==> flow/design.v <==
module alu(OPA, OPB, CIN,INP_VALID, CLK, RST, CMD, CE, MODE, COUT, OFLOW, RES, G, E, L, ERR);
    input ['d8-1:0] OPA, OPB;
    input CLK, RST, CE, MODE, CIN;
    input [1:0] INP_VALID;
    input ['d4-1:0] CMD;
    output reg ['d16-1:0] RES;
    output reg COUT;
    output reg OFLOW;
    output reg G;
    output reg E;
    output reg L;
    output reg ERR;
    reg ['d16-1:0] RES_next;
    reg COUT_next, OFLOW_next, G_next, E_next, L_next, ERR_next;
    reg ['d16-1:0] res_t;
    reg cout_t, oflow_t, g_t, e_t, l_t, err_t;
    always @(posedge CLK or posedge RST) begin
        if (RST) begin
            RES <= {'d16{1'b0}};
            COUT <= 1'b0;
            OFLOW <= 1'b0;
            G <= 1'b0;
            E <= 1'b0;
            L <= 1'b0;
            ERR <= 1'b0;
        end
        else begin
                RES <= RES_next;
                COUT <= COUT_next;
                OFLOW <= OFLOW_next;
                G <= G_next;
                E <= E_next;
                L <= L_next;
                ERR <= ERR_next;
        end
    end
    always @(posedge CLK) begin
        res_t = {'d16{1'b0}};
        cout_t = 1'b0;
        oflow_t = 1'b0;
        g_t = 1'b0;
        e_t = 1'b0;
        l_t = 1'b0;
        err_t = 1'b0;
        if (CE) begin
            if (MODE) begin
                case (CMD)
                   'd0: begin
                        if (INP_VALID == 'b11) begin
                            res_t = OPA+ OPB;
                            cout_t = res_t[8]; 
                        end
                   end
                   'd1: begin
                        if (INP_VALID == 'b11) begin
                            oflow_t = (OPA < OPB);
                            res_t = OPA - OPB;
                        end
                   end
                   'd2: begin
                        if (INP_VALID == 'b11) begin
                            res_t = OPA + OPB + CIN;
                            cout_t = res_t[8];
                        end
                   end
                   'd3: begin
                        if (INP_VALID == 'b11) begin
                            oflow_t = (OPA < (OPB + CIN));
                            res_t = OPA - OPB - CIN;
                        end
                   end
                   'd4:  begin
                        if (INP_VALID[0] == 'b1) begin
                            res_t = OPA + 1;
                        end
                   end
                   'd5: begin
                        if (INP_VALID[0] == 'b1) begin
                            res_t = OPA - 1;
                            if (OPA == {'d8{1'b0}}) oflow_t = 1;
                        end
                   end
                   'd6: begin
                        if (INP_VALID[1] == 'b1) begin
                            res_t = OPB + 1;
                        end
                   end
                   'd7: begin
                        if (INP_VALID[1] == 'b1) begin
                            res_t = OPB - 1;
                            if (OPB == {'d8{1'b0}}) oflow_t = 1;
                        end
                   end
                   'd8: begin
                        if (INP_VALID == 'b11) begin
                            if (OPA == OPB) begin
                                e_t = 1'b1;
                                g_t = 1'b0;
                                l_t = 1'b0;
                            end
                            else if (OPA > OPB) begin
                                e_t = 1'b0;
                                g_t = 1'b1;
                                l_t = 1'b0;
                            end
                            else begin
                                e_t = 1'b0;
                                g_t = 1'b0;
                                l_t = 1'b1;
                            end
                        end
                   end
                   'd9: begin
                        if (INP_VALID == 'b11) begin
                            res_t = (OPA + 1) * (OPB + 1);
                        end
                   end
                   'd10: begin
                        if (INP_VALID == 'b11) begin
                            res_t = (OPA << 1) * (OPB);
                        end
                   end
                   'd11: begin
                        if (INP_VALID == 'b11) begin
                            res_t = $signed(OPA) + $signed(OPB);
                            oflow_t =((OPA[7] == OPB[7]) && (res_t[7] != OPA[7]));
                            cout_t = res_t[8];
                            if ($signed(res_t) < 0) l_t = 1'b1;
                            else if ($signed(res_t) > 0) g_t = 1'b1;
                            else e_t = 1'b1;
                        end
                   end
                   'd12: begin
                        if (INP_VALID == 'b11) begin
                            res_t = $signed(OPA) - $signed(OPB);
                            oflow_t = ((OPA[7] != OPB[7]) && (res_t[7] != OPA[7]));
                            cout_t = res_t[8];
                            if ($signed(res_t) < 0) l_t = 1'b1;
                            else if ($signed(res_t) > 0) g_t = 1'b1;
                            else e_t = 1'b1;
                        end
                   end
                   default:;
               endcase
            end
            else begin
                case (CMD)
                    'd0:begin
                        if (INP_VALID == 'b11) res_t = {1'b0, OPA & OPB};
                    end
                    'd1:begin
                        if (INP_VALID == 'b11) res_t = {1'b0, ~(OPA & OPB)};
                    end
                    'd2:begin
                        if (INP_VALID == 'b11)res_t = {1'b0, OPA | OPB};
                    end
                    'd3:begin
                        if (INP_VALID == 'b11)res_t = {1'b0, ~(OPA | OPB)};
                    end
                    'd4:begin
                        if (INP_VALID == 'b11) res_t = {1'b0, OPA ^ OPB};
                    end
                    'd5:begin
                        if (INP_VALID == 'b11) res_t = {1'b0, ~(OPA ^ OPB)};
                    end
                    'd6:begin
                        if (INP_VALID[0] == 'b1)
                            res_t = ~OPA &{'d8 {1'b1}};
                    end
                    'd7:begin
                        if (INP_VALID[1] == 'b1)
                            res_t =  ~OPB&{'d8{1'b1}};
                    end
                    'd8:begin
                        if (INP_VALID[0] == 'b1)
                            res_t = (OPA >> 1) &{'d8{1'b1}} ;
                    end
                    'd9:begin
                        if (INP_VALID[0] == 'b1)
                            res_t = (OPA << 1)&{'d8{1'b1}};
                    end
                    'd10:begin
                        if (INP_VALID[1] == 'b1)
                            res_t = (OPB >> 1)&{'d8{1'b1}};
                    end
                    'd11:begin
                        if (INP_VALID[1] == 'b1)
                            res_t = (OPB << 1)&{'d8{1'b1}};
                    end
                    'd12:begin
                        if (INP_VALID == 'b11) begin
                            if (!(|OPB['d8-1:'d2+1])) begin
                                res_t = ((OPA <<  OPB['d2:0]) | (OPA >> ('d8 -  OPB['d2:0])))&{'d8{1'b1}};
                            end
                            else err_t = 1'b1;
                        end
                    end
                    'd13:begin
                        if (INP_VALID == 'b11) begin
                            if (!(|OPB['d8-1:'d2+1])) begin
                                res_t = ((OPA >> OPB['d2:0]) | (OPA << ('d8 - OPB['d2:0]))) &{'d8{1'b1}};
                            end
                            else err_t = 1'b1;
                        end
                    end
                    default: ;
                endcase
            end
            if(!(MODE == 1 && (CMD == 'd10 || CMD == 'd9 || CMD == 'd12 || CMD == 'd11)))
                res_t = res_t & {'d8{1'b1}};
        end
        RES_next <= res_t;
        COUT_next <= cout_t;
        OFLOW_next <= oflow_t;
        G_next <= g_t;
        E_next <= e_t;
        L_next <= l_t;
        ERR_next <= err_t;
    end
endmodule
# Tool chain data of alu
# Each step is given for the RTL above and for the edited RTL.
# "orig" refers to lines of the RTL above, "edited" to lines of the edited file.
# "delta" is "edited" less "orig", of the values as shown; "rel_change_pct" is that difference over "orig", in percent.
# Operators: Yosys type, input widths -> output width; for muxes data width and select width s.
# Cell names lack the library's common part.
# A cell with n/a has no value.
[design] top_module="alu" clock="CLK" lib="sky130hd" corner="tt_025C_1v80"

# Edit of the RTL
# The edit as a unified diff against the file above.
# A script made this edit; it was not meant as an optimisation.
# begin of diff
@@ -127,5 +127,5 @@
                             cout_t = res_t[8];
                             if ($signed(res_t) < 0) l_t = 1'b1;
-                            else if ($signed(res_t) > 0) g_t = 1'b1;
+                            else if ($signed(res_t) != 0) g_t = 1'b1;
                             else e_t = 1'b1;
                         end
# end of diff

# Elaborated design
# Source: Yosys, flattened and elaborated, memories not mapped. Widths are those after wreduce. Registers that Yosys merges into a memory's read port (data or address) are not register bits. Print and check cells do not count.
[classes] item="add_sub_neg" orig=12 edited=12 delta=0 rel_change_pct=0.00
[classes] item="n_mul" orig=2 edited=2 delta=0 rel_change_pct=0.00
[classes] item="cmp" orig=7 edited=6 delta=-1 rel_change_pct=-14.29
[classes] item="n_eq" orig=19 edited=19 delta=0 rel_change_pct=0.00
[classes] item="shifts" orig=4 edited=4 delta=0 rel_change_pct=0.00
[classes] item="muxes" orig=73 edited=73 delta=0 rel_change_pct=0.00
[classes] item="n_logic" orig=13 edited=13 delta=0 rel_change_pct=0.00
[classes] item="reduce_and_logical" orig=14 edited=15 delta=1 rel_change_pct=7.14
[ops] cell="$gt 9x1->1 const B" orig=2 edited=1 delta=-1 rel_change_pct=-50.00
[ops] cell="$reduce_bool 32->1" orig=0 edited=1 delta=1
# Operator kinds equal on both sides are left out: 49.
[word_totals] item="regBits" orig=44 edited=44 delta=0 rel_change_pct=0.00
[word_totals] item="input_bits" orig=27 edited=27 delta=0 rel_change_pct=0.00
[word_totals] item="out_inout_bits" orig=22 edited=22 delta=0 rel_change_pct=0.00
[word_totals] item="elab_cells" orig=159 edited=159 delta=0 rel_change_pct=0.00

# Depth
# Longest topological path by Yosys (ltp), each cell counted once; first at word level (registers and memories cut), then after technology mapping (sequential cells cut; the memories' decode and read muxes count).
[logic_depth] item="depth_word" orig=7 edited=7 delta=0 rel_change_pct=0.00
[logic_depth] item="ABC_AREA" orig="0" edited="0"
[logic_depth] item="mapped_depth" orig=25 edited=25 delta=0 rel_change_pct=0.00
[logic_depth] item="ltp_nobuf" orig=21 edited=21 delta=0 rel_change_pct=0.00

# Mapped cells and area
# The flow's flattened synthesis, as Yosys stat reports it; memories are mapped. The netlist is that of the ABC_AREA named above (0 if unset); the other value can give another one.
[types] cell_type="o21ai_0" orig=29 edited=52 delta=23 rel_change_pct=79.31
[types] cell_type="a21oi_1" orig=61 edited=46 delta=-15 rel_change_pct=-24.59
[types] cell_type="nand2_1" orig=106 edited=113 delta=7 rel_change_pct=6.60
[types] cell_type="clkbuf_1" orig=22 edited=29 delta=7 rel_change_pct=31.82
[types] cell_type="a211oi_1" orig=8 edited=15 delta=7 rel_change_pct=87.50
[types] cell_type="buf_2" orig=26 edited=20 delta=-6 rel_change_pct=-23.08
[types] cell_type="and3_1" orig=7 edited=12 delta=5 rel_change_pct=71.43
[types] cell_type="nand3_1" orig=35 edited=39 delta=4 rel_change_pct=11.43
[types] cell_type="a22oi_1" orig=14 edited=18 delta=4 rel_change_pct=28.57
[types] cell_type="nor4_1" orig=11 edited=7 delta=-4 rel_change_pct=-36.36
[types] cell_type="a221oi_1" orig=10 edited=6 delta=-4 rel_change_pct=-40.00
[types] cell_type="o221ai_1" orig=5 edited=9 delta=4 rel_change_pct=80.00
[types] cell_type="inv_1" orig=150 edited=153 delta=3 rel_change_pct=2.00
[types] cell_type="nor3_1" orig=36 edited=33 delta=-3 rel_change_pct=-8.33
[types] cell_type="nand4_1" orig=9 edited=6 delta=-3 rel_change_pct=-33.33
[types] cell_type="nor2b_1" orig=8 edited=11 delta=3 rel_change_pct=37.50
[types] cell_type="xnor2_2" orig=7 edited=4 delta=-3 rel_change_pct=-42.86
[types] cell_type="a32oi_1" orig=6 edited=3 delta=-3 rel_change_pct=-50.00
# Cell types equal on both sides are left out: 23.
# Not every row of either side is listed.
[synth_totals] item="cells" orig=1281 edited=1303 delta=22 rel_change_pct=1.72
[synth_totals] item="synth_area_um2" orig=10211.0 edited=10263.6 delta=52.6 rel_change_pct=0.52
[synth_totals] item="seqArea_um2" orig=991.0 edited=991.0 delta=0.0 rel_change_pct=0.00
[synth_totals] item="ff_cells" orig=44 edited=44 delta=0 rel_change_pct=0.00
[synth_totals] item="n_buf" orig=64 edited=68 delta=4 rel_change_pct=6.25

# Path before layout
# OpenSTA on the mapped netlist: ideal clock, no wires. The path of least setup slack (recovery checks aside). Input and output delay are each 20% of the period. Register names are those of the netlist, which keeps one name where synthesis merged equal registers.
[synth_timing] item="path_type" orig="in2reg" edited="in2reg"
[synth_timing] item="startpoint" orig="input OPB[1]" edited="input OPB[0]"
[synth_timing] item="endpoint" orig="register RES_next[14]" edited="register RES_next[14]"
[synth_timing] item="tclk_ns" orig=8.0 edited=8.0 delta=0.0 rel_change_pct=0.00
[synth_timing] item="in_delay_ns" orig=1.600 edited=1.600 delta=0.000 rel_change_pct=0.00
[synth_timing] item="setup_time_ns" orig=0.128 edited=0.130 delta=0.002
[synth_timing] item="t_first_pin_ns" orig=1.600 edited=1.600 delta=0.000 rel_change_pct=0.00
[synth_timing] item="t_arrival_ns" orig=6.971 edited=6.755 delta=-0.216 rel_change_pct=-3.10
[synth_timing] item="t_required_ns" orig=7.872 edited=7.870 delta=-0.002 rel_change_pct=-0.03
[synth_timing] item="slack_ns" orig=0.901 edited=1.115 delta=0.214
[synth_timing] item="delay_ns" orig=5.499 edited=5.285 delta=-0.214 rel_change_pct=-3.89
[synth_timing] item="path_stages" orig=24 edited=24 delta=0 rel_change_pct=0.00
[synth_timing] item="n_path_buf" orig=5 edited=5 delta=0 rel_change_pct=0.00
[synth_timing] item="period_less_setup_slack_ns" orig=7.099 edited=6.885 delta=-0.214 rel_change_pct=-3.01
# "delay_ns" = arrival - input delay + setup time.
# "path_stages" counts driving pins, that of a launching flip-flop among them; a cell with two outputs on the path counts twice.
# "period_less_setup_slack_ns" = period - worst setup slack (recovery checks aside). The figure is calculated, with input and output delays left at 20% of the set period.
# Between the ends stands the longest chain of elaborated cells between them, by number of cells; it is not shown to be the way that was timed. Of several equally long chains one is given.
# A line is the first line of the expression or statement that the cell stems from. Yosys adds cells for indexed reads and writes and turns some case tables into memories.
[synth_via_orig] cell_sequence="buf_2 > inv_1 > buf_2 > ha_1 > buf_2 > clkbuf_1 > buf_1 > nand2b_1 > fa_1 > inv_1 > fa_1 > ha_1 > inv_1 > fa_1 > inv_1 > fa_1 > a21o_1 > a211o_1 > a2111oi_0 > or3_1 > o21ai_0 > xor2_1 > a22oi_1 > a21oi_1" elab_chain_cells=5 cells_between=17 cone_classes="add/sub (6); mul (2); mux (9)"
[synth_rtl_orig] item="start, declared" line_no=2 text="input ['d8-1:0] OPA, OPB;"
[synth_rtl_orig] item="$add 8x1->9" line_no=115 text="res_t = (OPA + 1) * (OPB + 1);"
[synth_rtl_orig] item="$mul 9x9->16" line_no=115
[synth_rtl_orig] item="$mux 16" line_no=114 text="if (INP_VALID == 'b11) begin"
[synth_rtl_orig] item="$pmux 16 s12" line_no=47 text="case (CMD)"
[synth_rtl_orig] item="$mux 16" line_no=46 text="if (MODE) begin"
[synth_rtl_orig] item="end, assigned" line_no=212 text="RES_next <= res_t;"
[synth_rtl_orig] item="end, declared" line_no=13 text="reg ['d16-1:0] RES_next;"
[synth_via_edited] cell_sequence="buf_6 > buf_6 > inv_2 > clkbuf_1 > ha_1 > clkbuf_1 > clkbuf_1 > nand2b_1 > fa_1 > inv_1 > fa_1 > inv_1 > fa_1 > fa_1 > inv_1 > ha_1 > inv_1 > o21ai_0 > a2111oi_0 > or3_1 > o21ai_0 > xor2_1 > a22oi_1 > a21oi_1" elab_chain_cells=5 cells_between=17 cone_classes="add/sub (6); mul (2); mux (9)"
[synth_rtl_edited] item="start, declared" line_no=2 text="input ['d8-1:0] OPA, OPB;"
[synth_rtl_edited] item="$add 8x1->9" line_no=115 text="res_t = (OPA + 1) * (OPB + 1);"
[synth_rtl_edited] item="$mul 9x9->16" line_no=115
[synth_rtl_edited] item="$mux 16" line_no=114 text="if (INP_VALID == 'b11) begin"
[synth_rtl_edited] item="$pmux 16 s12" line_no=47 text="case (CMD)"
[synth_rtl_edited] item="$mux 16" line_no=46 text="if (MODE) begin"
[synth_rtl_edited] item="end, assigned" line_no=212 text="RES_next <= res_t;"
[synth_rtl_edited] item="end, declared" line_no=13 text="reg ['d16-1:0] RES_next;"

# Timing after layout
# From the final timing report of each run of pair 1: the path of least setup slack in the routed layout; clock arrival at registers is part of the times.
[layout_timing] item="path_type" orig="in2reg" edited="in2reg"
[layout_timing] item="startpoint" orig="input OPB[0]" edited="input OPA[3]"
[layout_timing] item="endpoint" orig="register RES_next[14]" edited="register RES_next[14]"
[layout_timing] item="tclk_ns" orig=8.0 edited=8.0 delta=0.0 rel_change_pct=0.00
[layout_timing] item="in_delay_ns" orig=1.60 edited=1.60 delta=0.00 rel_change_pct=0.00
[layout_timing] item="setup_time_ns" orig=0.12 edited=0.14 delta=0.02
[layout_timing] item="t_first_pin_ns" orig=1.60 edited=1.60 delta=0.00 rel_change_pct=0.00
[layout_timing] item="t_arrival_ns" orig=7.46 edited=7.35 delta=-0.11 rel_change_pct=-1.47
[layout_timing] item="t_required_ns" orig=8.16 edited=8.14 delta=-0.02 rel_change_pct=-0.25
[layout_timing] item="slack_ns" orig=0.69 edited=0.79 delta=0.10
[layout_timing] item="path_stages" orig=21 edited=22 delta=1 rel_change_pct=4.76
[layout_timing] item="n_path_buf" orig=1 edited=2 delta=1 rel_change_pct=100.00
# Between the ends stands the longest chain of elaborated cells between them, by number of cells; it is not shown to be the way that was timed. Of several equally long chains one is given.
[layout_via_orig] cell_sequence="clkdlybuf4s50_1 > ha_1 > xor2_1 > nand2_1 > fa_1 > inv_1 > ha_1 > ha_1 > inv_1 > fa_1 > inv_1 > ha_1 > fa_1 > a21o_1 > a211o_1 > a2111oi_0 > or3_1 > o21ai_0 > xor2_1 > a22oi_1 > a21oi_1" elab_chain_cells=5 cells_between=17 cone_classes="add/sub (6); mul (2); mux (9)"
[layout_rtl_orig] item="start, declared" line_no=2 text="input ['d8-1:0] OPA, OPB;"
[layout_rtl_orig] item="$add 8x1->9" line_no=115 text="res_t = (OPA + 1) * (OPB + 1);"
[layout_rtl_orig] item="$mul 9x9->16" line_no=115
[layout_rtl_orig] item="$mux 16" line_no=114 text="if (INP_VALID == 'b11) begin"
[layout_rtl_orig] item="$pmux 16 s12" line_no=47 text="case (CMD)"
[layout_rtl_orig] item="$mux 16" line_no=46 text="if (MODE) begin"
[layout_rtl_orig] item="end, assigned" line_no=212 text="RES_next <= res_t;"
[layout_rtl_orig] item="end, declared" line_no=13 text="reg ['d16-1:0] RES_next;"
[layout_via_edited] cell_sequence="clkdlybuf4s50_1 > and4_1 > nand4_1 > xnor2_2 > buf_4 > or2_2 > fa_1 > inv_1 > fa_1 > inv_1 > fa_1 > fa_1 > inv_1 > ha_1 > inv_1 > o21ai_0 > a2111oi_0 > or3_1 > o21ai_0 > xor2_1 > a22oi_1 > a21oi_1" elab_chain_cells=5 cells_between=17 cone_classes="add/sub (6); mul (2); mux (9)"
[layout_rtl_edited] item="start, declared" line_no=2 text="input ['d8-1:0] OPA, OPB;"
[layout_rtl_edited] item="$add 8x1->9" line_no=115 text="res_t = (OPA + 1) * (OPB + 1);"
[layout_rtl_edited] item="$mul 9x9->16" line_no=115
[layout_rtl_edited] item="$mux 16" line_no=114 text="if (INP_VALID == 'b11) begin"
[layout_rtl_edited] item="$pmux 16 s12" line_no=47 text="case (CMD)"
[layout_rtl_edited] item="$mux 16" line_no=46 text="if (MODE) begin"
[layout_rtl_edited] item="end, assigned" line_no=212 text="RES_next <= res_t;"
[layout_rtl_edited] item="end, declared" line_no=13 text="reg ['d16-1:0] RES_next;"

# Measured runs
# Runs of the flow (Yosys, OpenROAD) on both versions; the two runs of a pair have the same settings. The constraints put input and output delay at 20% of the set period each and load the outputs with 0.01 pF.
[settings_pair_1] period_ns=8.0 CAP_MARGIN=20 CORE_MARGIN=2 CORE_UTILIZATION=40 SLEW_MARGIN=20
[results_pair_1] item="yosys.chip_area_um2" orig=10211.0 edited=10263.6 delta=52.6 rel_change_pct=0.52
[results_pair_1] item="design.die.area_um2" orig=26822.3 edited=26956.7 delta=134.4 rel_change_pct=0.50
[results_pair_1] item="post_route_stdcell_area_um2" orig=11302.1 edited=11338.4 delta=36.3 rel_change_pct=0.32
[results_pair_1] item="timing.setup.ws_ns" orig=0.693 edited=0.791 delta=0.098
[results_pair_1] item="final_setup_tns_ns" orig=0.000 edited=0.000 delta=0.000
[results_pair_1] item="holdWs_ns" orig=0.324 edited=0.328 delta=0.004
[results_pair_1] item="achieved_clock_period_ns" orig=7.307 edited=7.209 delta=-0.098 rel_change_pct=-1.34
[settings_pair_2] ABC_AREA=1 CAP_MARGIN=0 CELL_PAD_IN_SITES_GLOBAL_PLACEMENT=1 CORE_ASPECT_RATIO=1.21 CORE_MARGIN=7 CORE_UTILIZATION=30 CTS_CLUSTER_DIAMETER=238 CTS_CLUSTER_SIZE=39 GPL_ROUTABILITY_DRIVEN=0 HOLD_SLACK_MARGIN=0.26 MAX_ROUTING_LAYER="met4" PLACE_DENSITY_LB_ADDON=0.02 SETUP_SLACK_MARGIN=-0.42 period_ns=6.87 SLEW_MARGIN=20
[results_pair_2] item="yosys.chip_area_um2" orig=10583.9 edited=10455.0 delta=-128.9 rel_change_pct=-1.22
[results_pair_2] item="design.die.area_um2" orig=40758.8 edited=40296.8 delta=-462.0 rel_change_pct=-1.13
[results_pair_2] item="post_route_stdcell_area_um2" orig=12091.6 edited=12184.2 delta=92.6 rel_change_pct=0.77
[results_pair_2] item="timing.setup.ws_ns" orig=0.243 edited=0.050 delta=-0.193
[results_pair_2] item="final_setup_tns_ns" orig=0.000 edited=0.000 delta=0.000
[results_pair_2] item="holdWs_ns" orig=0.327 edited=0.327 delta=0.000
[results_pair_2] item="achieved_clock_period_ns" orig=6.627 edited=6.820 delta=0.193 rel_change_pct=2.91
# "achieved_clock_period_ns" means the clock period less the worst setup slack. The figure is calculated, with input and output delays left at 20% of the set period.
